==> flow/design.v <==
`timescale 1ns / 1ps
module ram_based_shift_regs #(
    parameter integer data_width = 8,  
    parameter integer delay_n = 16,  
    parameter shift_type = "ram",  
    parameter ram_type = "lutram",  
    parameter INIT_FILE = "no_init",  
    parameter en_output_register_init = "true",  
    parameter output_register_init_v = 0,  
    parameter real simulation_delay = 1  
)(
    input wire clk,
    input wire resetn,
    input wire[data_width-1:0] shift_in,
    input wire ce,
    output wire[data_width-1:0] shift_out
);
    function integer clogb2 (input integer bit_depth);
        integer temp;
    begin
        temp = bit_depth;
        for(clogb2 = -1;temp > 0;clogb2 = clogb2 + 1)
            temp = temp >> 1;
    end
    endfunction
    reg[data_width-1:0] shift_ffs[delay_n-1:0];
    genvar shift_ffs_i;
    generate
        for(shift_ffs_i = 0;shift_ffs_i < delay_n;shift_ffs_i = shift_ffs_i + 1)
        begin:shift_ffs_blk
            if(en_output_register_init == "false")
            begin
                always @(posedge clk)
                begin
                    if(ce)
                        shift_ffs[shift_ffs_i] <= (shift_ffs_i == 0) ?
                            shift_in:shift_ffs[shift_ffs_i-1];
                end
            end
            else
            begin
                always @(posedge clk or negedge resetn)
                begin
                    if(~resetn)
                        shift_ffs[shift_ffs_i] <= output_register_init_v;
                    else if(ce)
                        shift_ffs[shift_ffs_i] <= (shift_ffs_i == 0) ?
                            shift_in:shift_ffs[shift_ffs_i-1];
                end
            end
        end
    endgenerate
    assign shift_out = shift_ffs[delay_n-1];
endmodule
`timescale 1ns / 1ps
module add_tree_2_4_8_16_32 #(
    parameter integer add_input_n = 16,  
	parameter integer add_width = 32,  
	parameter real simulation_delay = 1  
)(
	input wire aclk,
	input wire aresetn,
	input wire aclken,
	input wire[add_input_n*add_width-1:0] add_in,
	input wire add_in_vld,
	output wire signed[add_width+5-1:0] add_out,
	output wire add_out_vld
);
	wire signed[add_width-1:0] add_s0_in[0:31];
	wire add_s0_in_vld;
	reg signed[add_width+1-1:0] add_s0_out[0:15];
	reg add_s0_out_vld;
	genvar add_s0_i;
	generate
		for(add_s0_i = 0;add_s0_i < 16;add_s0_i = add_s0_i + 1)
		begin:add_s0_blk
			always @(posedge aclk)
			begin
				if(aclken & add_s0_in_vld)
					add_s0_out[add_s0_i] <= add_s0_in[add_s0_i*2] + add_s0_in[add_s0_i*2+1];
			end
		end
	endgenerate
	always @(posedge aclk or negedge aresetn)
	begin
		if(~aresetn)
			add_s0_out_vld <= 1'b0;
		else if(aclken)
			add_s0_out_vld <= add_s0_in_vld;
	end
	wire signed[add_width+1-1:0] add_s1_in[0:15];
	wire add_s1_in_vld;
	reg signed[add_width+2-1:0] add_s1_out[0:7];
	reg add_s1_out_vld;
	genvar add_s1_i;
	generate
		for(add_s1_i = 0;add_s1_i < 8;add_s1_i = add_s1_i + 1)
		begin:add_s1_blk
			always @(posedge aclk)
			begin
				if(aclken & add_s1_in_vld)
					add_s1_out[add_s1_i] <= add_s1_in[add_s1_i*2] + add_s1_in[add_s1_i*2+1];
			end
		end
	endgenerate
	always @(posedge aclk or negedge aresetn)
	begin
		if(~aresetn)
			add_s1_out_vld <= 1'b0;
		else if(aclken)
			add_s1_out_vld <= add_s1_in_vld;
	end
	wire signed[add_width+2-1:0] add_s2_in[0:7];
	wire add_s2_in_vld;
	reg signed[add_width+3-1:0] add_s2_out[0:3];
	reg add_s2_out_vld;
	genvar add_s2_i;
	generate
		for(add_s2_i = 0;add_s2_i < 4;add_s2_i = add_s2_i + 1)
		begin:add_s2_blk
			always @(posedge aclk)
			begin
				if(aclken & add_s2_in_vld)
					add_s2_out[add_s2_i] <= add_s2_in[add_s2_i*2] + add_s2_in[add_s2_i*2+1];
			end
		end
	endgenerate
	always @(posedge aclk or negedge aresetn)
	begin
		if(~aresetn)
			add_s2_out_vld <= 1'b0;
		else if(aclken)
			add_s2_out_vld <= add_s2_in_vld;
	end
	wire signed[add_width+3-1:0] add_s3_in[0:3];
	wire add_s3_in_vld;
	reg signed[add_width+4-1:0] add_s3_out[0:1];
	reg add_s3_out_vld;
	genvar add_s3_i;
	generate
		for(add_s3_i = 0;add_s3_i < 2;add_s3_i = add_s3_i + 1)
		begin:add_s3_blk
			always @(posedge aclk)
			begin
				if(aclken & add_s3_in_vld)
					add_s3_out[add_s3_i] <= add_s3_in[add_s3_i*2] + add_s3_in[add_s3_i*2+1];
			end
		end
	endgenerate
	always @(posedge aclk or negedge aresetn)
	begin
		if(~aresetn)
			add_s3_out_vld <= 1'b0;
		else if(aclken)
			add_s3_out_vld <= add_s3_in_vld;
	end
	wire signed[add_width+4-1:0] add_s4_in[0:1];
	wire add_s4_in_vld;
	reg signed[add_width+5-1:0] add_s4_out;
	reg add_s4_out_vld;
	assign add_out = add_s4_out;
	assign add_out_vld = add_s4_out_vld;
	always @(posedge aclk)
	begin
		if(aclken & add_s4_in_vld)
			add_s4_out <= add_s4_in[0] + add_s4_in[1];
	end
	always @(posedge aclk or negedge aresetn)
	begin
		if(~aresetn)
			add_s4_out_vld <= 1'b0;
		else if(aclken)
			add_s4_out_vld <= add_s4_in_vld;
	end
	genvar add_s0_in_i;
	generate
		for(add_s0_in_i = 0;add_s0_in_i < 32;add_s0_in_i = add_s0_in_i + 1)
		begin:add_s0_in_blk
			if(add_input_n == 32)
				assign add_s0_in[add_s0_in_i] = $signed(add_in[(add_s0_in_i+1)*add_width-1:add_s0_in_i*add_width]);
			else
				assign add_s0_in[add_s0_in_i] = {add_width{1'bx}};
		end
	endgenerate
	genvar add_s1_in_i;
	generate
		for(add_s1_in_i = 0;add_s1_in_i < 16;add_s1_in_i = add_s1_in_i + 1)
		begin:add_s1_in_blk
			if(add_input_n == 16)
				assign add_s1_in[add_s1_in_i] = $signed(add_in[(add_s1_in_i+1)*add_width-1:add_s1_in_i*add_width]);
			else
				assign add_s1_in[add_s1_in_i] = add_s0_out[add_s1_in_i];
		end
	endgenerate
	genvar add_s2_in_i;
	generate
		for(add_s2_in_i = 0;add_s2_in_i < 8;add_s2_in_i = add_s2_in_i + 1)
		begin:add_s2_in_blk
			if(add_input_n == 8)
				assign add_s2_in[add_s2_in_i] = $signed(add_in[(add_s2_in_i+1)*add_width-1:add_s2_in_i*add_width]);
			else
				assign add_s2_in[add_s2_in_i] = add_s1_out[add_s2_in_i];
		end
	endgenerate
	genvar add_s3_in_i;
	generate
		for(add_s3_in_i = 0;add_s3_in_i < 4;add_s3_in_i = add_s3_in_i + 1)
		begin:add_s3_in_blk
			if(add_input_n == 4)
				assign add_s3_in[add_s3_in_i] = $signed(add_in[(add_s3_in_i+1)*add_width-1:add_s3_in_i*add_width]);
			else
				assign add_s3_in[add_s3_in_i] = add_s2_out[add_s3_in_i];
		end
	endgenerate
	genvar add_s4_in_i;
	generate
		for(add_s4_in_i = 0;add_s4_in_i < 2;add_s4_in_i = add_s4_in_i + 1)
		begin:add_s4_in_blk
			if(add_input_n == 2)
				assign add_s4_in[add_s4_in_i] = $signed(add_in[(add_s4_in_i+1)*add_width-1:add_s4_in_i*add_width]);
			else
				assign add_s4_in[add_s4_in_i] = add_s3_out[add_s4_in_i];
		end
	endgenerate
	assign add_s0_in_vld = (add_input_n == 32) ? add_in_vld:1'b0;
	assign add_s1_in_vld = (add_input_n == 16) ? add_in_vld:add_s0_out_vld;
	assign add_s2_in_vld = (add_input_n == 8) ? add_in_vld:add_s1_out_vld;
	assign add_s3_in_vld = (add_input_n == 4) ? add_in_vld:add_s2_out_vld;
	assign add_s4_in_vld = (add_input_n == 2) ? add_in_vld:add_s3_out_vld;
endmodule
`timescale 1ns / 1ps
module max_tree_2_4_8_16_32 #(
    parameter integer cmp_input_n = 4,  
	parameter integer cmp_width = 4,  
	parameter real simulation_delay = 1  
)(
	input wire aclk,
	input wire aresetn,
	input wire aclken,
	input wire[cmp_input_n*cmp_width-1:0] cmp_in,
	input wire cmp_in_vld,
	output wire signed[cmp_width-1:0] cmp_out,
	output wire cmp_out_vld
);
	wire signed[cmp_width-1:0] cmp_in_arr[0:31];
	wire[31:0] cmp_in_mask;
	genvar cmp_in_i;
	generate
		for(cmp_in_i = 0;cmp_in_i < 32;cmp_in_i = cmp_in_i + 1)
		begin:cmp_in_blk
			assign cmp_in_arr[cmp_in_i] = 
				((cmp_in_i % (32/cmp_input_n)) == 0) ? 
					cmp_in[((cmp_in_i/(32/cmp_input_n))+1)*cmp_width-1:(cmp_in_i/(32/cmp_input_n))*cmp_width]:
					{1'b1, {(cmp_width-1){1'b0}}};
			assign cmp_in_mask[cmp_in_i] = 
				((cmp_in_i % (32/cmp_input_n)) == 0) ? 
					1'b1:
					1'b0;
		end
	endgenerate
	wire signed[cmp_width-1:0] cmp_s1_res[0:15];
	wire[15:0] cmp_s1_mask;
	wire signed[cmp_width-1:0] cmp_s2_res[0:7];
	wire[7:0] cmp_s2_mask;
	reg signed[cmp_width-1:0] cmp_s3_res[0:3];
	reg[3:0] cmp_s3_mask;
	reg cmp_in_vld_d1;
	genvar cmp_s1_i;
	generate
		for(cmp_s1_i = 0;cmp_s1_i < 16;cmp_s1_i = cmp_s1_i + 1)
		begin:cmp_s1_blk
			assign cmp_s1_res[cmp_s1_i] = 
				(cmp_in_mask[cmp_s1_i*2] & (cmp_in_arr[cmp_s1_i*2] > cmp_in_arr[cmp_s1_i*2+1])) ? 
					cmp_in_arr[cmp_s1_i*2]:
					cmp_in_arr[cmp_s1_i*2+1];
			assign cmp_s1_mask[cmp_s1_i] = 
				cmp_in_mask[cmp_s1_i*2] | cmp_in_mask[cmp_s1_i*2+1];
		end
	endgenerate
	genvar cmp_s2_i;
	generate
		for(cmp_s2_i = 0;cmp_s2_i < 8;cmp_s2_i = cmp_s2_i + 1)
		begin:cmp_s2_blk
			assign cmp_s2_res[cmp_s2_i] = 
				(cmp_s1_mask[cmp_s2_i*2] & (cmp_s1_res[cmp_s2_i*2] > cmp_s1_res[cmp_s2_i*2+1])) ? 
					cmp_s1_res[cmp_s2_i*2]:
					cmp_s1_res[cmp_s2_i*2+1];
			assign cmp_s2_mask[cmp_s2_i] = 
				cmp_s1_mask[cmp_s2_i*2] | cmp_s1_mask[cmp_s2_i*2+1];
		end
	endgenerate
	genvar cmp_s3_i;
	generate
		for(cmp_s3_i = 0;cmp_s3_i < 4;cmp_s3_i = cmp_s3_i + 1)
		begin:cmp_s3_blk
			always @(posedge aclk)
			begin
				if(aclken & cmp_in_vld)
				begin
					cmp_s3_res[cmp_s3_i] <= 
						(cmp_s2_mask[cmp_s3_i*2] & (cmp_s2_res[cmp_s3_i*2] > cmp_s2_res[cmp_s3_i*2+1])) ? 
							cmp_s2_res[cmp_s3_i*2]:
							cmp_s2_res[cmp_s3_i*2+1];
					cmp_s3_mask[cmp_s3_i] <= 
						cmp_s2_mask[cmp_s3_i*2] | cmp_s2_mask[cmp_s3_i*2+1];
				end
			end
		end
	endgenerate
	always @(posedge aclk or negedge aresetn)
	begin
		if(~aresetn)
			cmp_in_vld_d1 <= 1'b0;
		else if(aclken)
			cmp_in_vld_d1 <= cmp_in_vld;
	end
	wire signed[cmp_width-1:0] cmp_s4_res[0:1];
	wire[1:0] cmp_s4_mask;
	reg signed[cmp_width-1:0] cmp_s5_res;
	reg cmp_in_vld_d2;
	assign cmp_s4_res[0] = 
		(cmp_s3_mask[0] & (cmp_s3_res[0] > cmp_s3_res[1])) ? 
			cmp_s3_res[0]:
			cmp_s3_res[1];
	assign cmp_s4_res[1] = 
		(cmp_s3_mask[2] & (cmp_s3_res[2] > cmp_s3_res[3])) ? 
			cmp_s3_res[2]:
			cmp_s3_res[3];
	assign cmp_s4_mask[0] = cmp_s3_mask[0] | cmp_s3_mask[1];
	assign cmp_s4_mask[1] = cmp_s3_mask[2] | cmp_s3_mask[3];
	always @(posedge aclk)
	begin
		if(aclken & cmp_in_vld_d1)
			cmp_s5_res <= 
				(cmp_s4_mask[0] & (cmp_s4_res[0] > cmp_s4_res[1])) ? 
					cmp_s4_res[0]:
					cmp_s4_res[1];
	end
	always @(posedge aclk or negedge aresetn)
	begin
		if(~aresetn)
			cmp_in_vld_d2 <= 1'b0;
		else if(aclken)
			cmp_in_vld_d2 <= cmp_in_vld_d1;
	end
	assign cmp_out = cmp_s5_res;
	assign cmp_out_vld = cmp_in_vld_d2;
endmodule
`timescale 1ns / 1ps
module signed_mul #(
	parameter integer op_a_width = 16,  
	parameter integer op_b_width = 16,  
	parameter integer output_width = 32,  
	parameter en_in_reg = "false",  
	parameter en_out_reg = "false",  
	parameter real simulation_delay = 1  
)(
	input wire clk,
	input wire ce_in_reg,
	input wire ce_mul,
	input wire ce_out_reg,
	input wire signed[op_a_width-1:0] op_a,
	input wire signed[op_b_width-1:0] op_b,
	output wire signed[output_width-1:0] res
);
	reg signed[op_a_width-1:0] op_a_r;
	reg signed[op_b_width-1:0] op_b_r;
	always @(posedge clk)
	begin
		if(ce_in_reg)
		begin
			op_a_r <= op_a;
			op_b_r <= op_b;
		end
	end
	wire signed[op_a_width-1:0] mul_in1;
	wire signed[op_b_width-1:0] mul_in2;
	reg signed[(op_a_width+op_b_width)-1:0] mul_res;
	assign mul_in1 = (en_in_reg == "false") ? op_a:op_a_r;
	assign mul_in2 = (en_in_reg == "false") ? op_b:op_b_r;
	always @(posedge clk)
	begin
		if(ce_mul)
			mul_res <= mul_in1 * mul_in2;
	end
	reg signed[(op_a_width+op_b_width)-1:0] res_r;
	assign res = (en_out_reg == "false") ? mul_res:res_r;
	always @(posedge clk)
	begin
		if(ce_out_reg)
			res_r <= mul_res;
	end
endmodule
`timescale 1ns / 1ps
module conv_mac_cell #(
	parameter integer ATOMIC_C = 4,  
	parameter EN_SMALL_FP16 = "true",  
	parameter integer INFO_ALONG_WIDTH = 2,  
	parameter real SIM_DELAY = 1  
)(
	input wire aclk,
	input wire aresetn,
	input wire aclken,
	input wire[1:0] calfmt,  
	input wire[ATOMIC_C*16-1:0] mac_in_ftm,  
	input wire[ATOMIC_C*16-1:0] mac_in_wgt,  
	input wire mac_in_ftm_masked,  
	input wire[INFO_ALONG_WIDTH-1:0] mac_in_info_along,  
	input wire mac_in_valid,  
	output wire[7:0] mac_out_exp,  
	output wire signed[39:0] mac_out_frac,  
	output wire[INFO_ALONG_WIDTH-1:0] mac_out_info_along,  
	output wire mac_out_valid,  
	output wire[ATOMIC_C*16-1:0] mul_op_a,  
	output wire[ATOMIC_C*16-1:0] mul_op_b,  
	output wire mul_ce,  
	input wire[ATOMIC_C*32-1:0] mul_res  
);
    function integer clogb2(input integer bit_depth);
    begin
		if(bit_depth == 0)
			clogb2 = 0;
		else
		begin
			for(clogb2 = -1;bit_depth > 0;clogb2 = clogb2 + 1)
				bit_depth = bit_depth >> 1;
		end
    end
    endfunction
	localparam CAL_FMT_INT8 = 2'b00;
	localparam CAL_FMT_INT16 = 2'b01;
	localparam CAL_FMT_FP16 = 2'b10;
	wire mul_ce_inner;
	wire signed[15:0] mul_op_a_arr[0:ATOMIC_C-1];  
	wire signed[15:0] mul_op_b_arr[0:ATOMIC_C-1];  
	reg mul_ce_inner_d1;
	reg signed[15:0] mul_op_a_arr_d1[0:ATOMIC_C-1];  
	reg signed[15:0] mul_op_b_arr_d1[0:ATOMIC_C-1];  
	wire signed[31:0] mul_res_arr[0:ATOMIC_C-1];  
	assign mul_ce = aclken & mul_ce_inner_d1;
	genvar mul_i;
	generate
		for(mul_i = 0;mul_i < ATOMIC_C;mul_i = mul_i + 1)
		begin:mul_blk
			assign mul_op_a[mul_i*16+15:mul_i*16] = mul_op_a_arr_d1[mul_i];
			assign mul_op_b[mul_i*16+15:mul_i*16] = mul_op_b_arr_d1[mul_i];
			assign mul_res_arr[mul_i] = $signed(mul_res[mul_i*32+31:mul_i*32]);
			always @(posedge aclk)
			begin
				if(aclken & mul_ce_inner)
				begin
					mul_op_a_arr_d1[mul_i] <= mul_op_a_arr[mul_i];
					mul_op_b_arr_d1[mul_i] <= mul_op_b_arr[mul_i];
				end
			end
		end
	endgenerate
	always @(posedge aclk or negedge aresetn)
	begin
		if(~aresetn)
			mul_ce_inner_d1 <= 1'b0;
		else if(aclken)
			mul_ce_inner_d1 <= mul_ce_inner;
	end
	wire[15:0] mac_in_ftm_arr[0:ATOMIC_C-1];  
	wire[15:0] mac_in_wgt_arr[0:ATOMIC_C-1];  
	genvar mac_in_i;
	generate
		for(mac_in_i = 0;mac_in_i < ATOMIC_C;mac_in_i = mac_in_i + 1)
		begin:mac_in_blk
			assign mac_in_ftm_arr[mac_in_i] = mac_in_ftm[mac_in_i*16+15:mac_in_i*16];
			assign mac_in_wgt_arr[mac_in_i] = mac_in_wgt[mac_in_i*16+15:mac_in_i*16];
		end
	endgenerate
	wire signed[31:0] add_tree_in_arr[0:ATOMIC_C-1];
	wire[ATOMIC_C*32-1:0] add_tree_in;
	wire add_tree_in_mask;
	wire add_tree_in_valid;
	wire signed[36:0] add_tree_out;
	wire add_tree_out_mask;
	wire add_tree_out_valid;
	genvar add_tree_in_i;
	generate
		for(add_tree_in_i = 0;add_tree_in_i < ATOMIC_C;add_tree_in_i = add_tree_in_i + 1)
		begin:add_tree_in_blk
			assign add_tree_in[add_tree_in_i*32+31:add_tree_in_i*32] = add_tree_in_arr[add_tree_in_i];
		end
	endgenerate
	generate
		if(ATOMIC_C != 1)
		begin
			add_tree_2_4_8_16_32 #(
				.add_input_n(ATOMIC_C),
				.add_width(32),
				.simulation_delay(SIM_DELAY)
			)add_tree_u(
				.aclk(aclk),
				.aresetn(aresetn),
				.aclken(aclken),
				.add_in(add_tree_in),
				.add_in_vld(add_tree_in_valid),
				.add_out(add_tree_out),
				.add_out_vld(add_tree_out_valid)
			);
			ram_based_shift_regs #(
				.data_width(1),
				.delay_n(clogb2(ATOMIC_C)),
				.shift_type("ff"),
				.en_output_register_init("true"),
				.simulation_delay(SIM_DELAY)
			)delay_for_mask_along_with_add_tree_u(
				.clk(aclk),
				.resetn(aresetn),
				.shift_in(add_tree_in_mask),
				.ce(aclken),
				.shift_out(add_tree_out_mask)
			);
		end
		else
		begin
			assign add_tree_out = $signed(add_tree_in);
			assign add_tree_out_mask = add_tree_in_mask;
			assign add_tree_out_valid = add_tree_in_valid;
		end
	endgenerate
	reg mac_in_valid_d1;  
	reg mac_in_valid_d2;  
	reg mac_in_valid_d3;  
	reg mac_in_valid_d4;  
	always @(posedge aclk or negedge aresetn)
	begin
		if(~aresetn)
			{mac_in_valid_d4, mac_in_valid_d3, mac_in_valid_d2, mac_in_valid_d1} <= 4'b0000;
		else if(aclken)
			{mac_in_valid_d4, mac_in_valid_d3, mac_in_valid_d2, mac_in_valid_d1} <= 
				{mac_in_valid_d3, mac_in_valid_d2, mac_in_valid_d1, mac_in_valid};
	end
	reg mac_in_ftm_masked_d1;  
	reg mac_in_ftm_masked_d2;  
	reg mac_in_ftm_masked_d3;  
	reg mac_in_ftm_masked_d4;  
	always @(posedge aclk)
	begin
		if(aclken & mac_in_valid)
			mac_in_ftm_masked_d1 <= mac_in_ftm_masked;
	end
	always @(posedge aclk)
	begin
		if(aclken & mac_in_valid_d1)
			mac_in_ftm_masked_d2 <= mac_in_ftm_masked_d1;
	end
	always @(posedge aclk)
	begin
		if(aclken & mac_in_valid_d2)
			mac_in_ftm_masked_d3 <= mac_in_ftm_masked_d2;
	end
	always @(posedge aclk)
	begin
		if(aclken & mac_in_valid_d3)
			mac_in_ftm_masked_d4 <= mac_in_ftm_masked_d3;
	end
	wire signed[15:0] mul_op_a_int16_arr[0:ATOMIC_C-1];  
	wire signed[15:0] mul_op_b_int16_arr[0:ATOMIC_C-1];  
	wire mul_ce_int16;  
	wire signed[31:0] add_tree_in_int16_arr[0:ATOMIC_C-1];
	wire add_tree_in_int16_mask;
	wire add_tree_in_int16_valid;
	wire signed[39:0] mac_out_frac_int16;  
	wire mac_out_int16_mask;
	wire mac_out_int16_valid;
	assign mul_ce_int16 = mac_in_valid & (~mac_in_ftm_masked);
	assign add_tree_in_int16_mask = mac_in_ftm_masked_d2;
	assign add_tree_in_int16_valid = mac_in_valid_d2;
	assign mac_out_frac_int16 = {{3{add_tree_out[36]}}, add_tree_out};
	assign mac_out_int16_mask = add_tree_out_mask;
	assign mac_out_int16_valid = add_tree_out_valid;
	genvar cal_int16_i;
	generate
		for(cal_int16_i = 0;cal_int16_i < ATOMIC_C;cal_int16_i = cal_int16_i + 1)
		begin:cal_int16_blk
			assign mul_op_a_int16_arr[cal_int16_i] = $signed(mac_in_ftm_arr[cal_int16_i]);
			assign mul_op_b_int16_arr[cal_int16_i] = $signed(mac_in_wgt_arr[cal_int16_i]);
			assign add_tree_in_int16_arr[cal_int16_i] = mul_res_arr[cal_int16_i];
		end
	endgenerate
	wire signed[15:0] mul_op_a_fp16_arr[0:ATOMIC_C-1];  
	wire signed[15:0] mul_op_b_fp16_arr[0:ATOMIC_C-1];  
	wire mul_ce_fp16;  
	wire signed[31:0] add_tree_in_fp16_arr[0:ATOMIC_C-1];
	wire add_tree_in_fp16_mask;
	wire add_tree_in_fp16_valid;
	wire signed[4:0] max_cmp_tree_in_arr[0:ATOMIC_C-1];  
	wire[ATOMIC_C*5-1:0] max_cmp_tree_in;  
	wire max_cmp_tree_in_valid;  
	wire signed[4:0] max_cmp_tree_out;  
	wire[7:0] mac_out_exp_fp16;  
	wire signed[39:0] mac_out_frac_fp16;  
	wire mac_out_fp16_mask;
	wire mac_out_fp16_valid;
	wire fp16_s_f[0:ATOMIC_C-1];  
	wire[4:0] fp16_e_f[0:ATOMIC_C-1];  
	wire[9:0] fp16_m_f[0:ATOMIC_C-1];  
	wire fp16_s_w[0:ATOMIC_C-1];  
	wire[4:0] fp16_e_w[0:ATOMIC_C-1];  
	wire[9:0] fp16_m_w[0:ATOMIC_C-1];  
	wire[13:0] fp16_mts_f[0:ATOMIC_C-1];  
	wire[13:0] fp16_mts_w[0:ATOMIC_C-1];  
	reg fp16_mtso_sign[0:ATOMIC_C-1];  
	reg fp16_mtso_sign_d1[0:ATOMIC_C-1];  
	reg[3:0] fp16_e_h3_f_add_w[0:ATOMIC_C-1];  
	reg[3:0] fp16_e_h3_f_add_w_d1[0:ATOMIC_C-1];  
	reg[3:0] fp16_e_h3_f_add_w_d2[0:ATOMIC_C-1];  
	wire[3:0] fp16_func;  
	reg[3:0] fp16_func_d1;  
	wire[5:0] fp16_set[0:ATOMIC_C-1];  
	reg signed[28:0] fp16_signed_mtso[0:ATOMIC_C-1];  
	reg signed[28:0] fp16_shifted_mtso[0:ATOMIC_C-1];  
	assign mul_ce_fp16 = mac_in_valid & (~mac_in_ftm_masked);
	assign add_tree_in_fp16_mask = mac_in_ftm_masked_d4;
	assign add_tree_in_fp16_valid = mac_in_valid_d4;
	assign max_cmp_tree_in_valid = (calfmt == CAL_FMT_FP16) & mac_in_valid_d1 & (~mac_in_ftm_masked_d1);
	assign mac_out_frac_fp16 = {{3{add_tree_out[36]}}, add_tree_out};
	assign mac_out_fp16_mask = add_tree_out_mask;
	assign mac_out_fp16_valid = add_tree_out_valid;
	assign fp16_func = max_cmp_tree_out[3:0];
	genvar fp16_in_i;
	generate
		for(fp16_in_i = 0;fp16_in_i < ATOMIC_C;fp16_in_i = fp16_in_i + 1)
		begin:fp16_in_blk
			assign {fp16_s_f[fp16_in_i], fp16_e_f[fp16_in_i], fp16_m_f[fp16_in_i]} = 
				mac_in_ftm_arr[fp16_in_i];
			assign {fp16_s_w[fp16_in_i], fp16_e_w[fp16_in_i], fp16_m_w[fp16_in_i]} = 
				mac_in_wgt_arr[fp16_in_i];
		end
	endgenerate
	genvar fp16_mts_i;
	generate
		for(fp16_mts_i = 0;fp16_mts_i < ATOMIC_C;fp16_mts_i = fp16_mts_i + 1)
		begin:fp16_mts_blk
			assign fp16_mts_f[fp16_mts_i] = 
				{3'b000, (EN_SMALL_FP16 == "false") | (fp16_e_f[fp16_mts_i] != 5'b00000), fp16_m_f[fp16_mts_i]} << 
					(
						((EN_SMALL_FP16 == "false") | (fp16_e_f[fp16_mts_i] != 5'b00000)) ? 
							fp16_e_f[fp16_mts_i][1:0]:
							2'b01
					);
			assign fp16_mts_w[fp16_mts_i] = 
				{3'b000, (EN_SMALL_FP16 == "false") | (fp16_e_w[fp16_mts_i] != 5'b00000), fp16_m_w[fp16_mts_i]} << 
					(
						((EN_SMALL_FP16 == "false") | (fp16_e_w[fp16_mts_i] != 5'b00000)) ? 
							fp16_e_w[fp16_mts_i][1:0]:
							2'b01
					);
		end
	endgenerate
	genvar fp16_mtso_sign_i;
	generate
		for(fp16_mtso_sign_i = 0;fp16_mtso_sign_i < ATOMIC_C;fp16_mtso_sign_i = fp16_mtso_sign_i + 1)
		begin:fp16_mtso_sign_blk
			always @(posedge aclk)
			begin
				if(aclken & (calfmt == CAL_FMT_FP16) & mac_in_valid & (~mac_in_ftm_masked))
					fp16_mtso_sign[fp16_mtso_sign_i] <= fp16_s_f[fp16_mtso_sign_i] ^ fp16_s_w[fp16_mtso_sign_i];
			end
			always @(posedge aclk)
			begin
				if(aclken & (calfmt == CAL_FMT_FP16) & mac_in_valid_d1 & (~mac_in_ftm_masked_d1))
					fp16_mtso_sign_d1[fp16_mtso_sign_i] <= fp16_mtso_sign[fp16_mtso_sign_i];
			end
		end
	endgenerate
	genvar fp16_mts_mul_i;
	generate
		for(fp16_mts_mul_i = 0;fp16_mts_mul_i < ATOMIC_C;fp16_mts_mul_i = fp16_mts_mul_i + 1)
		begin:fp16_mts_mul_blk
			assign mul_op_a_fp16_arr[fp16_mts_mul_i] = {2'b00, fp16_mts_f[fp16_mts_mul_i]};
			assign mul_op_b_fp16_arr[fp16_mts_mul_i] = {2'b00, fp16_mts_w[fp16_mts_mul_i]};
		end
	endgenerate
	genvar fp16_e_h3_f_add_w_i;
	generate
		for(fp16_e_h3_f_add_w_i = 0;fp16_e_h3_f_add_w_i < ATOMIC_C;fp16_e_h3_f_add_w_i = fp16_e_h3_f_add_w_i + 1)
		begin:fp16_e_h3_f_add_w_blk
			always @(posedge aclk)
			begin
				if(aclken & (calfmt == CAL_FMT_FP16) & mac_in_valid & (~mac_in_ftm_masked))
					fp16_e_h3_f_add_w[fp16_e_h3_f_add_w_i] <= 
						fp16_e_f[fp16_e_h3_f_add_w_i][4:2] + fp16_e_w[fp16_e_h3_f_add_w_i][4:2];
			end
			always @(posedge aclk)
			begin
				if(aclken & (calfmt == CAL_FMT_FP16) & mac_in_valid_d1 & (~mac_in_ftm_masked_d1))
					fp16_e_h3_f_add_w_d1[fp16_e_h3_f_add_w_i] <= 
						fp16_e_h3_f_add_w[fp16_e_h3_f_add_w_i];
			end
			always @(posedge aclk)
			begin
				if(aclken & (calfmt == CAL_FMT_FP16) & mac_in_valid_d2 & (~mac_in_ftm_masked_d2))
					fp16_e_h3_f_add_w_d2[fp16_e_h3_f_add_w_i] <= 
						fp16_e_h3_f_add_w_d1[fp16_e_h3_f_add_w_i];
			end
		end
	endgenerate
	genvar fp16_signed_mtso_i;
	generate
		for(fp16_signed_mtso_i = 0;fp16_signed_mtso_i < ATOMIC_C;fp16_signed_mtso_i = fp16_signed_mtso_i + 1)
		begin:fp16_signed_mtso_blk
			always @(posedge aclk)
			begin
				if(aclken & (calfmt == CAL_FMT_FP16) & mac_in_valid_d2 & (~mac_in_ftm_masked_d2))
					fp16_signed_mtso[fp16_signed_mtso_i] <= 
						fp16_mtso_sign_d1[fp16_signed_mtso_i] ? 
							({1'b1, ~mul_res_arr[fp16_signed_mtso_i][27:0]} + 1'b1):
							{1'b0, mul_res_arr[fp16_signed_mtso_i][27:0]};
			end
		end
	endgenerate
	genvar max_cmp_tree_in_i;
	generate
		for(max_cmp_tree_in_i = 0;max_cmp_tree_in_i < ATOMIC_C;max_cmp_tree_in_i = max_cmp_tree_in_i + 1)
		begin:max_cmp_tree_in_blk
			assign max_cmp_tree_in_arr[max_cmp_tree_in_i] = 
				{1'b0, fp16_e_h3_f_add_w[max_cmp_tree_in_i]};
			assign max_cmp_tree_in[max_cmp_tree_in_i*5+4:max_cmp_tree_in_i*5] = 
				max_cmp_tree_in_arr[max_cmp_tree_in_i];
		end
	endgenerate
	generate
		if(ATOMIC_C != 1)
		begin
			max_tree_2_4_8_16_32 #(
				.cmp_input_n(ATOMIC_C),
				.cmp_width(5),
				.simulation_delay(SIM_DELAY)
			)max_tree_u(
				.aclk(aclk),
				.aresetn(aresetn),
				.aclken(aclken),
				.cmp_in(max_cmp_tree_in),
				.cmp_in_vld(max_cmp_tree_in_valid),
				.cmp_out(max_cmp_tree_out),
				.cmp_out_vld()
			);
		end
		else
		begin
			reg[4:0] max_cmp_tree_in_d1;  
			reg[4:0] max_cmp_tree_in_d2;  
			reg max_cmp_tree_in_valid_d1;  
			reg max_cmp_tree_in_valid_d2;  
			assign max_cmp_tree_out = max_cmp_tree_in_d2;
			always @(posedge aclk or negedge aresetn)
			begin
				if(~aresetn)
					{max_cmp_tree_in_valid_d2, max_cmp_tree_in_valid_d1} <= 2'b00;
				else if(aclken)
					{max_cmp_tree_in_valid_d2, max_cmp_tree_in_valid_d1} <= 
						{max_cmp_tree_in_valid_d1, max_cmp_tree_in_valid};
			end
			always @(posedge aclk)
			begin
				if(aclken & max_cmp_tree_in_valid)
					max_cmp_tree_in_d1 <= max_cmp_tree_in;
			end
			always @(posedge aclk)
			begin
				if(aclken & max_cmp_tree_in_valid_d1)
					max_cmp_tree_in_d2 <= max_cmp_tree_in_d1;
			end
		end
	endgenerate
	genvar fp16_shifted_mtso_i;
	generate
		for(fp16_shifted_mtso_i = 0;fp16_shifted_mtso_i < ATOMIC_C;fp16_shifted_mtso_i = fp16_shifted_mtso_i + 1)
		begin:fp16_shifted_mtso_blk
			assign fp16_set[fp16_shifted_mtso_i] = 
				{fp16_func - fp16_e_h3_f_add_w_d2[fp16_shifted_mtso_i], 2'b00};
			always @(posedge aclk)
			begin
				if(aclken & (calfmt == CAL_FMT_FP16) & mac_in_valid_d3 & (~mac_in_ftm_masked_d3))
				begin
					if(fp16_set[fp16_shifted_mtso_i] >= 6'd32)
						fp16_shifted_mtso[fp16_shifted_mtso_i] <= 29'd0;
					else
						fp16_shifted_mtso[fp16_shifted_mtso_i] <= 
							(fp16_set[fp16_shifted_mtso_i] == 6'd0) ? fp16_signed_mtso[fp16_shifted_mtso_i]:
							(fp16_set[fp16_shifted_mtso_i] == 6'd4)  ? {
																	       {4{fp16_signed_mtso[fp16_shifted_mtso_i][28]}}, 
																		   fp16_signed_mtso[fp16_shifted_mtso_i][28:4]
																	   }:
							(fp16_set[fp16_shifted_mtso_i] == 6'd8)  ? {
																	       {8{fp16_signed_mtso[fp16_shifted_mtso_i][28]}}, 
																		   fp16_signed_mtso[fp16_shifted_mtso_i][28:8]
																	   }:
							(fp16_set[fp16_shifted_mtso_i] == 6'd12) ? {
																	       {12{fp16_signed_mtso[fp16_shifted_mtso_i][28]}}, 
																		   fp16_signed_mtso[fp16_shifted_mtso_i][28:12]
																	   }:
							(fp16_set[fp16_shifted_mtso_i] == 6'd16) ? {
																	       {16{fp16_signed_mtso[fp16_shifted_mtso_i][28]}}, 
																		   fp16_signed_mtso[fp16_shifted_mtso_i][28:16]
																	   }:
							(fp16_set[fp16_shifted_mtso_i] == 6'd20) ? {
																	       {20{fp16_signed_mtso[fp16_shifted_mtso_i][28]}}, 
																		   fp16_signed_mtso[fp16_shifted_mtso_i][28:20]
																	   }:
							(fp16_set[fp16_shifted_mtso_i] == 6'd24) ? {
																	       {24{fp16_signed_mtso[fp16_shifted_mtso_i][28]}}, 
																		   fp16_signed_mtso[fp16_shifted_mtso_i][28:24]
																	   }:
																	   {
																	       {28{fp16_signed_mtso[fp16_shifted_mtso_i][28]}}, 
																		   fp16_signed_mtso[fp16_shifted_mtso_i][28:28]
																	   };
				end
			end
		end
	endgenerate
	genvar fp16_chn_acumm_i;
	generate
		for(fp16_chn_acumm_i = 0;fp16_chn_acumm_i < ATOMIC_C;fp16_chn_acumm_i = fp16_chn_acumm_i + 1)
		begin:fp16_chn_acumm_blk
			assign add_tree_in_fp16_arr[fp16_chn_acumm_i] = 
				{{3{fp16_shifted_mtso[fp16_chn_acumm_i][28]}}, fp16_shifted_mtso[fp16_chn_acumm_i]};
		end
	endgenerate
	generate
		if(ATOMIC_C != 1)
		begin
			ram_based_shift_regs #(
				.data_width(8),
				.delay_n(clogb2(ATOMIC_C)),
				.shift_type("ff"),
				.en_output_register_init("true"),
				.simulation_delay(SIM_DELAY)
			)delay_for_fp16_func_u(
				.clk(aclk),
				.resetn(aresetn),
				.shift_in({2'b00, fp16_func_d1, 2'b00}),
				.ce(aclken & (calfmt == CAL_FMT_FP16)),
				.shift_out(mac_out_exp_fp16)
			);
		end
		else
		begin
			assign mac_out_exp_fp16 = {2'b00, fp16_func_d1, 2'b00};
		end
	endgenerate
	always @(posedge aclk)
	begin
		if(aclken & (calfmt == CAL_FMT_FP16) & mac_in_valid_d3 & (~mac_in_ftm_masked_d3))
			fp16_func_d1 <= fp16_func;
	end
	assign mul_ce_inner = 
		((calfmt == CAL_FMT_FP16) & mul_ce_fp16) | 
		((calfmt == CAL_FMT_INT16) & mul_ce_int16);
	genvar mul_reuse_i;
	generate
		for(mul_reuse_i = 0;mul_reuse_i < ATOMIC_C;mul_reuse_i = mul_reuse_i + 1)
		begin:mul_reuse_blk
			assign mul_op_a_arr[mul_reuse_i] = 
				(calfmt == CAL_FMT_FP16) ? 
					mul_op_a_fp16_arr[mul_reuse_i]:
					mul_op_a_int16_arr[mul_reuse_i];
			assign mul_op_b_arr[mul_reuse_i] = 
				(calfmt == CAL_FMT_FP16) ? 
					mul_op_b_fp16_arr[mul_reuse_i]:
					mul_op_b_int16_arr[mul_reuse_i];
		end
	endgenerate
	assign add_tree_in_mask = 
		aclken & (
			((calfmt == CAL_FMT_FP16) & add_tree_in_fp16_mask) | 
			((calfmt == CAL_FMT_INT16) & add_tree_in_int16_mask)
		);
	assign add_tree_in_valid = 
		aclken & (
			((calfmt == CAL_FMT_FP16) & add_tree_in_fp16_valid) | 
			((calfmt == CAL_FMT_INT16) & add_tree_in_int16_valid)
		);
	genvar add_tree_reuse_i;
	generate
		for(add_tree_reuse_i = 0;add_tree_reuse_i < ATOMIC_C;add_tree_reuse_i = add_tree_reuse_i + 1)
		begin:add_tree_reuse_blk
			assign add_tree_in_arr[add_tree_reuse_i] = 
				(calfmt == CAL_FMT_FP16) ? 
					add_tree_in_fp16_arr[add_tree_reuse_i]:
					add_tree_in_int16_arr[add_tree_reuse_i];
		end
	endgenerate
	wire[INFO_ALONG_WIDTH-1:0] mac_out_info_along_fp16;  
	wire[INFO_ALONG_WIDTH-1:0] mac_out_info_along_int16;  
	assign mac_out_exp = 
		((calfmt == CAL_FMT_FP16) & (~mac_out_fp16_mask)) ? 
			mac_out_exp_fp16:
			8'd24;
	assign mac_out_frac = 
		(calfmt == CAL_FMT_FP16) ? 
			(mac_out_fp16_mask ? 40'd0:mac_out_frac_fp16):
			(mac_out_int16_mask ? 40'd0:mac_out_frac_int16);
	assign mac_out_info_along = 
		(calfmt == CAL_FMT_FP16) ? 
			mac_out_info_along_fp16:
			mac_out_info_along_int16;
	assign mac_out_valid = 
		aclken & (
			((calfmt == CAL_FMT_FP16) & mac_out_fp16_valid) | 
			((calfmt == CAL_FMT_INT16) & mac_out_int16_valid)
		);
	ram_based_shift_regs #(
		.data_width(INFO_ALONG_WIDTH),
		.delay_n(2+clogb2(ATOMIC_C)),
		.shift_type("ff"),
		.en_output_register_init("true"),
		.simulation_delay(SIM_DELAY)
	)delay_for_info_along_int16_u(
		.clk(aclk),
		.resetn(aresetn),
		.shift_in(mac_in_info_along),
		.ce(aclken),
		.shift_out(mac_out_info_along_int16)
	);
	ram_based_shift_regs #(
		.data_width(INFO_ALONG_WIDTH),
		.delay_n(2),
		.shift_type("ff"),
		.en_output_register_init("true"),
		.simulation_delay(SIM_DELAY)
	)delay_for_info_along_fp16_u(
		.clk(aclk),
		.resetn(aresetn),
		.shift_in(mac_out_info_along_int16),
		.ce(aclken & (calfmt == CAL_FMT_FP16)),
		.shift_out(mac_out_info_along_fp16)
	);
endmodule
`timescale 1ns / 1ps
module conv_mac_unit (
	input wire aclk,
	input wire aresetn,
	input wire aclken,
	input wire[1:0] calfmt,
	input wire[8*16-1:0] mac_in_ftm,
	input wire[8*16-1:0] mac_in_wgt,
	input wire mac_in_ftm_masked,
	input wire[1:0] mac_in_info_along,
	input wire mac_in_valid,
	output wire[7:0] mac_out_exp,
	output wire[39:0] mac_out_frac,
	output wire[1:0] mac_out_info_along,
	output wire mac_out_valid
);
	localparam integer ATOMIC_C = 8;
	wire[ATOMIC_C*16-1:0] mul_op_a;
	wire[ATOMIC_C*16-1:0] mul_op_b;
	wire mul_ce;
	wire[ATOMIC_C*32-1:0] mul_res;
	conv_mac_cell #(
		.ATOMIC_C(ATOMIC_C),
		.EN_SMALL_FP16("true"),
		.INFO_ALONG_WIDTH(2),
		.SIM_DELAY(0)
	)mac_cell_u(
		.aclk(aclk),
		.aresetn(aresetn),
		.aclken(aclken),
		.calfmt(calfmt),
		.mac_in_ftm(mac_in_ftm),
		.mac_in_wgt(mac_in_wgt),
		.mac_in_ftm_masked(mac_in_ftm_masked),
		.mac_in_info_along(mac_in_info_along),
		.mac_in_valid(mac_in_valid),
		.mac_out_exp(mac_out_exp),
		.mac_out_frac(mac_out_frac),
		.mac_out_info_along(mac_out_info_along),
		.mac_out_valid(mac_out_valid),
		.mul_op_a(mul_op_a),
		.mul_op_b(mul_op_b),
		.mul_ce(mul_ce),
		.mul_res(mul_res)
	);
	genvar mul_i;
	generate
		for(mul_i = 0;mul_i < ATOMIC_C;mul_i = mul_i + 1)
		begin:mul_blk
			signed_mul #(
				.op_a_width(16),
				.op_b_width(16),
				.output_width(32),
				.en_in_reg("false"),
				.en_out_reg("false"),
				.simulation_delay(0)
			)mul_u(
				.clk(aclk),
				.ce_in_reg(1'b0),
				.ce_mul(mul_ce),
				.ce_out_reg(1'b0),
				.op_a(mul_op_a[mul_i*16+15:mul_i*16]),
				.op_b(mul_op_b[mul_i*16+15:mul_i*16]),
				.res(mul_res[mul_i*32+31:mul_i*32])
			);
		end
	endgenerate
endmodule
; Tool chain data of conv_mac_unit
; Tool output for the design above before and after an edit, in the order of the flow.
; "before" refers to lines of the RTL above, "after" to lines of the edited file.
; "change": "after" minus "before" as printed here. "change_rel_pct": 100 x difference / "before".
; Not given: -
[setup]
top_module = conv_mac_unit
clk_port = aclk
lib = sky130hd
lib_corner = tt_025C_1v80

; Edit of the RTL
; Unified diff, file above to edited file.
; A script made this edit. It changes what the design does and was not meant as an optimisation.
; begin of diff
@@ -528,9 +528,7 @@
 	reg mac_in_valid_d3;  
 	reg mac_in_valid_d4;  
-	always @(posedge aclk or negedge aresetn)
-	begin
-		if(~aresetn)
-			{mac_in_valid_d4, mac_in_valid_d3, mac_in_valid_d2, mac_in_valid_d1} <= 4'b0000;
-		else if(aclken)
+	always @(posedge aclk)
+	begin
+		if(aclken)
 			{mac_in_valid_d4, mac_in_valid_d3, mac_in_valid_d2, mac_in_valid_d1} <= 
 				{mac_in_valid_d3, mac_in_valid_d2, mac_in_valid_d1, mac_in_valid};
; end of diff

; Word level
; Source: Yosys, flattened and elaborated. Widths are those after wreduce; folded enables and synchronous resets count as part of the registers. Registers that Yosys merges into a memory's read port (data or address) are not register bits. Print and check cells do not count. Equal cells are merged and count once.
[classes]
columns = item, before, after, change, change_rel_pct
row1 = n_addsub, 31, 31, 0, 0.00
row2 = multipliers, 8, 8, 0, 0.00
row3 = cmp, 31, 31, 0, 0.00
row4 = n_eq, 50, 50, 0, 0.00
row5 = shift, 16, 16, 0, 0.00
row6 = n_mux, 130, 130, 0, 0.00
row7 = logic, 60, 60, 0, 0.00
row8 = reduce_and_logical, 24, 24, 0, 0.00
; Unchanged operator kinds not shown: 36.
[bits]
columns = item, before, after, change, change_rel_pct
row1 = regBits, 1407, 1407, 0, 0.00
row2 = input_bits, 265, 265, 0, 0.00
row3 = out_inout_bits, 51, 51, 0, 0.00
row4 = elab_cells, 493, 493, 0, 0.00

; Logic depth
; Yosys ltp: most cells in a row. Word level: on the elaborated netlist, between registers, memories and ports. Mapped: between sequential cells and ports; inverters and the memories' decode and read muxes count.
[depth]
columns = item, before, after, change, change_rel_pct
row1 = depth_word, 9, 9, 0, 0.00
row2 = abc_area, 0, 0, -, -
row3 = ltp_mapped, 26, 25, -1, -3.85
row4 = ltp_nobuf, 25, 24, -1, -4.00

; Mapped cells and area
; The flow's flattened synthesis, as Yosys stat reports it; memories are mapped. The netlist is that of the ABC_AREA named above (0 if unset); the other value can give another one.
[by_type]
columns = type, before, after, change, change_rel_pct
row1 = sky130_fd_sc_hd__xnor2_1, 614, 570, -44, -7.17
row2 = sky130_fd_sc_hd__a21oi_1, 738, 775, 37, 5.01
row3 = sky130_fd_sc_hd__xor2_1, 128, 160, 32, 25.00
row4 = sky130_fd_sc_hd__o211ai_1, 78, 49, -29, -37.18
row5 = sky130_fd_sc_hd__o21a_1, 55, 84, 29, 52.73
row6 = sky130_fd_sc_hd__nand2b_1, 107, 133, 26, 24.30
row7 = sky130_fd_sc_hd__o21ai_0, 516, 537, 21, 4.07
row8 = sky130_fd_sc_hd__mux2i_1, 132, 153, 21, 15.91
row9 = sky130_fd_sc_hd__nor3_1, 117, 100, -17, -14.53
row10 = sky130_fd_sc_hd__clkbuf_1, 582, 597, 15, 2.58
row11 = sky130_fd_sc_hd__mux4_2, 24, 10, -14, -58.33
row12 = sky130_fd_sc_hd__a21o_1, 231, 243, 12, 5.19
row13 = sky130_fd_sc_hd__a221oi_1, 13, 25, 12, 92.31
row14 = sky130_fd_sc_hd__nor2b_1, 110, 121, 11, 10.00
row15 = sky130_fd_sc_hd__o21bai_1, 77, 68, -9, -11.69
row16 = sky130_fd_sc_hd__buf_1, 36, 27, -9, -25.00
row17 = sky130_fd_sc_hd__o211a_1, 16, 7, -9, -56.25
row18 = sky130_fd_sc_hd__a211o_1, 8, 17, 9, 112.50
; Unchanged cell types not shown: 8.
; The list need not be complete.
[synth_totals]
columns = item, before, after, change, change_rel_pct
row1 = stdcells, 16003, 16068, 65, 0.41
row2 = area_mm2, 0.1564138, 0.1564913, 0.0000775, 0.05
row3 = sequential_area_mm2, 0.0417, 0.04172, 0.00002, 0.05
row4 = ff_cells, 1395, 1395, 0, 0.00
row5 = buf_cells, 627, 632, 5, 0.80
; By module: a second synthesis without flattening, with its own total; a netlist apart from the flattened one above.
[hier_totals]
columns = item, before, after, change, change_rel_pct
row1 = cells_unflattened, 16906, 16847, -59, -0.35
row2 = area_unflattened_mm2, 0.1623082, 0.1621993, -0.0001089, -0.07
; Each row is one instance without its submodules.
[modules_before]
columns = module, n_inst, n_cells, mod_area_mm2, seq_area_mm2
row1 = signed_mul, 8, 1166, 0.0110343, 0.0009609
row2 = conv_mac_cell, 1, 5379, 0.0510577, 0.0253493
row3 = add_tree_2_4_8_16_32, 1, 1813, 0.0186491, 0.007312
row4 = max_tree_2_4_8_16_32, 1, 299, 0.0026601, 0.0008008
row5 = ram_based_shift_regs, 1, 51, 0.0009972, 0.0006006
row6 = ram_based_shift_regs, 1, 21, 0.0004116, 0.0002502
row7 = ram_based_shift_regs, 1, 8, 0.0001451, 0.0001001
row8 = ram_based_shift_regs, 1, 6, 0.0001089, 0.0000751
row9 = conv_mac_unit, 1, 1, 0.0000038, 0
[modules_after]
columns = module, n_inst, n_cells, mod_area_mm2, seq_area_mm2
row1 = signed_mul, 8, 1166, 0.0110343, 0.0009609
row2 = conv_mac_cell, 1, 5320, 0.0509489, 0.0253693
row3 = add_tree_2_4_8_16_32, 1, 1813, 0.0186491, 0.007312
row4 = max_tree_2_4_8_16_32, 1, 299, 0.0026601, 0.0008008
row5 = ram_based_shift_regs, 1, 51, 0.0009972, 0.0006006
row6 = ram_based_shift_regs, 1, 21, 0.0004116, 0.0002502
row7 = ram_based_shift_regs, 1, 8, 0.0001451, 0.0001001
row8 = ram_based_shift_regs, 1, 6, 0.0001089, 0.0000751
row9 = conv_mac_unit, 1, 1, 0.0000038, 0

; Path before layout
; Path of least setup slack by OpenSTA after synthesis, without wires, with an ideal clock, recovery checks aside; 20% of the period is set as input and as output delay. Where synthesis merged equal registers, the netlist keeps one of their names.
[synth_path]
columns = item, before, after, change, change_rel_pct
row1 = path_kind, input to register, input to register, -, -
row2 = from, in calfmt[0], in calfmt[0], -, -
row3 = to, reg mac_cell_u.fp16_e_h3_f_add_w_d2[0][0], reg mac_cell_u.fp16_e_h3_f_add_w_d2[0][0], -, -
row4 = period_ps, 7000, 7000, 0, 0.00
row5 = in_delay_ps, 1400, 1400, 0, 0.00
row6 = setup_ps, 1212, 1267, 55, -
row7 = t_first_pin_ps, 1400, 1400, 0, 0.00
row8 = arrival_ps, 20082, 21290, 1208, 6.02
row9 = required_ps, 5788, 5733, -55, -0.95
row10 = setup_slack_ps, -14294, -15557, -1263, -
row11 = path_delay_ps, 19894, 21157, 1263, 6.35
row12 = path_stages, 5, 5, 0, 0.00
row13 = path_buffers, 3, 3, 0, 0.00
row14 = period_less_setup_slack_ps, 21294, 22557, 1263, 5.93
; "path_delay_ps" = arrival - input delay + setup time.
; "path_stages": output pins that drive a net of the path, with the launching flip-flop's if there is one; two outputs of one cell count as two.
; "period_less_setup_slack_ps" = period - worst setup slack (recovery checks aside). The figure is calculated, with input and output delays left at 20% of the set period.
; Between the ends stands the longest chain of elaborated cells between them, by number of cells; it is not shown to be the way that was timed. Of several equally long chains one is given.
; A line is the first line of the expression or statement that the cell stems from. Yosys adds cells for indexed reads and writes and turns some case tables into memories.
[synth_between_before]
path_cell_list = sky130_fd_sc_hd__nand2b_1 sky130_fd_sc_hd__clkbuf_1 sky130_fd_sc_hd__clkbuf_1 sky130_fd_sc_hd__clkbuf_1 sky130_fd_sc_hd__nor3_1
elab_chain_cells = 4
cone_cells = 4
classes_between = eq/ne: 1; logic: 3
[synth_lines_before]
columns = item, line
row1 = start: declaration, 942  ; input wire[1:0] calfmt,
row2 = 2-bit equality test, 698  ; if(aclken & (calfmt == CAL_FMT_FP16) & mac_in_valid_d2 & (~mac_in_ftm_masked_d2))
row3 = 1-bit bitwise AND x3, 698
row4 = end: assignment, 699  ; fp16_e_h3_f_add_w_d2[fp16_e_h3_f_add_w_i] <=
row5 = end: declaration, 612  ; reg[3:0] fp16_e_h3_f_add_w_d2[0:ATOMIC_C-1];
[synth_between_after]
path_cell_list = sky130_fd_sc_hd__nand2b_1 sky130_fd_sc_hd__clkbuf_1 sky130_fd_sc_hd__clkbuf_1 sky130_fd_sc_hd__clkbuf_1 sky130_fd_sc_hd__nor3b_1
elab_chain_cells = 4
cone_cells = 4
classes_between = eq/ne: 1; logic: 3
[synth_lines_after]
columns = item, line
row1 = start: declaration, 940  ; input wire[1:0] calfmt,
row2 = 2-bit equality test, 696  ; if(aclken & (calfmt == CAL_FMT_FP16) & mac_in_valid_d2 & (~mac_in_ftm_masked_d2))
row3 = 1-bit bitwise AND x3, 696
row4 = end: assignment, 697  ; fp16_e_h3_f_add_w_d2[fp16_e_h3_f_add_w_i] <=
row5 = end: declaration, 610  ; reg[3:0] fp16_e_h3_f_add_w_d2[0:ATOMIC_C-1];

; Timing after layout
; Path of least setup slack in the final report of the runs of pair 1 (OpenROAD, finished layout, wires in). Where an end is a register, its clock arrival counts in the times.
; The report prints the path's times to 10 ps; the period is as set.
[layout_path]
columns = item, before, after, change, change_rel_pct
row1 = path_kind, register to register, register to register, -, -
row2 = from, reg mac_cell_u.mul_op_a_arr_d1[7][15], reg mac_cell_u.mul_op_b_arr_d1[6][3], -, -
row3 = to, reg mul_blk[7].mul_u.mul_res[30], reg mul_blk[6].mul_u.mul_res[31], -, -
row4 = period_ps, 7000, 7000, 0, 0.00
row5 = setup_ps, 250, 270, 20, -
row6 = t_first_pin_ps, 880, 860, -20, -2.27
row7 = arrival_ps, 7340, 7330, -10, -0.14
row8 = required_ps, 7610, 7600, -10, -0.13
row9 = setup_slack_ps, 270, 270, 0, -
row10 = path_stages, 23, 22, -1, -4.35
row11 = path_buffers, 0, 0, 0, -
; Between the ends stands the longest chain of elaborated cells between them, by number of cells; it is not shown to be the way that was timed. Of several equally long chains one is given.
[layout_between_before]
path_cell_list = sky130_fd_sc_hd__edfxtp_1 sky130_fd_sc_hd__and2_1 sky130_fd_sc_hd__inv_1 sky130_fd_sc_hd__fa_1 sky130_fd_sc_hd__inv_1 sky130_fd_sc_hd__fa_1 sky130_fd_sc_hd__fa_1 sky130_fd_sc_hd__fa_1 sky130_fd_sc_hd__fa_1 sky130_fd_sc_hd__inv_1 sky130_fd_sc_hd__fa_1 sky130_fd_sc_hd__inv_1 sky130_fd_sc_hd__ha_1 sky130_fd_sc_hd__nand3_1 sky130_fd_sc_hd__nor2_1 sky130_fd_sc_hd__nand4_1 sky130_fd_sc_hd__nor2_1 sky130_fd_sc_hd__a41oi_1 sky130_fd_sc_hd__o31ai_1 sky130_fd_sc_hd__or4_1 sky130_fd_sc_hd__a31o_2 sky130_fd_sc_hd__a21oi_1 sky130_fd_sc_hd__xnor2_1
elab_chain_cells = 1
cone_cells = 1
cone_lines = 1
classes_between = mul: 1
[layout_lines_before]
columns = item, line
row1 = start: declaration, 437  ; reg signed[15:0] mul_op_a_arr_d1[0:ATOMIC_C-1];
row2 = start: assignment, 452  ; mul_op_a_arr_d1[mul_i] <= mul_op_a_arr[mul_i];
row3 = 16-bit by 16-bit multiplier with 32-bit output, 384  ; mul_res <= mul_in1 * mul_in2;
row4 = end: assignment, 384
row5 = end: declaration, 378  ; reg signed[(op_a_width+op_b_width)-1:0] mul_res;
[layout_between_after]
path_cell_list = sky130_fd_sc_hd__edfxtp_1 sky130_fd_sc_hd__and2_1 sky130_fd_sc_hd__fa_1 sky130_fd_sc_hd__inv_1 sky130_fd_sc_hd__fa_1 sky130_fd_sc_hd__fa_1 sky130_fd_sc_hd__inv_1 sky130_fd_sc_hd__fa_1 sky130_fd_sc_hd__fa_1 sky130_fd_sc_hd__inv_1 sky130_fd_sc_hd__fa_1 sky130_fd_sc_hd__inv_1 sky130_fd_sc_hd__ha_1 sky130_fd_sc_hd__o21a_1 sky130_fd_sc_hd__o21a_1 sky130_fd_sc_hd__a311oi_1 sky130_fd_sc_hd__o21ai_0 sky130_fd_sc_hd__o21ai_0 sky130_fd_sc_hd__a311oi_1 sky130_fd_sc_hd__or3_1 sky130_fd_sc_hd__a21oi_1 sky130_fd_sc_hd__xnor2_1
elab_chain_cells = 1
cone_cells = 1
cone_lines = 1
classes_between = mul: 1
[layout_lines_after]
columns = item, line
row1 = start: declaration, 438  ; reg signed[15:0] mul_op_b_arr_d1[0:ATOMIC_C-1];
row2 = start: assignment, 453  ; mul_op_b_arr_d1[mul_i] <= mul_op_b_arr[mul_i];
row3 = 16-bit by 16-bit multiplier with 32-bit output, 384  ; mul_res <= mul_in1 * mul_in2;
row4 = end: assignment, 384
row5 = end: declaration, 378  ; reg signed[(op_a_width+op_b_width)-1:0] mul_res;

; Layout results
; Both versions went through the flow (Yosys, OpenROAD) with the same settings in each pair. Constraints: input delay and output delay 20% of the set period each, output load 0.01 pF.
[flow_settings_pair_1]
CORE_UTILIZATION = 40
period_ns = 7.0
CAP_MARGIN = 20
CORE_MARGIN = 2
SLEW_MARGIN = 20
[results_pair_1]
columns = item, before, after, change, change_rel_pct
row1 = synthArea_mm2, 0.1564138, 0.1564913, 0.0000775, 0.05
row2 = total_die_area_mm2, 0.39605, 0.396245, 0.000195, 0.05
row3 = cell_area_final_mm2, 0.172903, 0.17342, 0.000517, 0.30
row4 = worstSetupSlack_ps, 271, 268, -3, -
row5 = tns_setup_ps, 0, 0, 0, -
row6 = power_total_mw, 78.759, 79.139, 0.380, 0.48
row7 = achieved_clock_period_ps, 6729, 6732, 3, 0.04
[flow_settings_pair_2]
ABC_AREA = 1
CELL_PAD_IN_SITES_GLOBAL_PLACEMENT = 2
CORE_UTILIZATION = 33
MAX_ROUTING_LAYER = met5
PLACE_DENSITY_LB_ADDON = 0.21
SETUP_SLACK_MARGIN = 0.32
period_ns = 4.81
CAP_MARGIN = 20
CORE_MARGIN = 2
SLEW_MARGIN = 20
[results_pair_2]
columns = item, before, after, change, change_rel_pct
row1 = synthArea_mm2, 0.1636007, 0.1633141, -0.0002866, -0.18
row2 = total_die_area_mm2, 0.501406, 0.500535, -0.000871, -0.17
row3 = cell_area_final_mm2, 0.209596, 0.205522, -0.004074, -1.94
row4 = worstSetupSlack_ps, -848, -904, -56, -
row5 = tns_setup_ps, -102269, -115309, -13040, -
row6 = achieved_clock_period_ps, 5658, 5714, 56, 0.99
; By "achieved_clock_period_ps" is meant the clock period of the run minus its worst setup slack. This is arithmetic on one report: input and output delays are still those of the set period (20% each).
; "power_total_mw": no workload was simulated; the value follows from the tool's default switching activity.
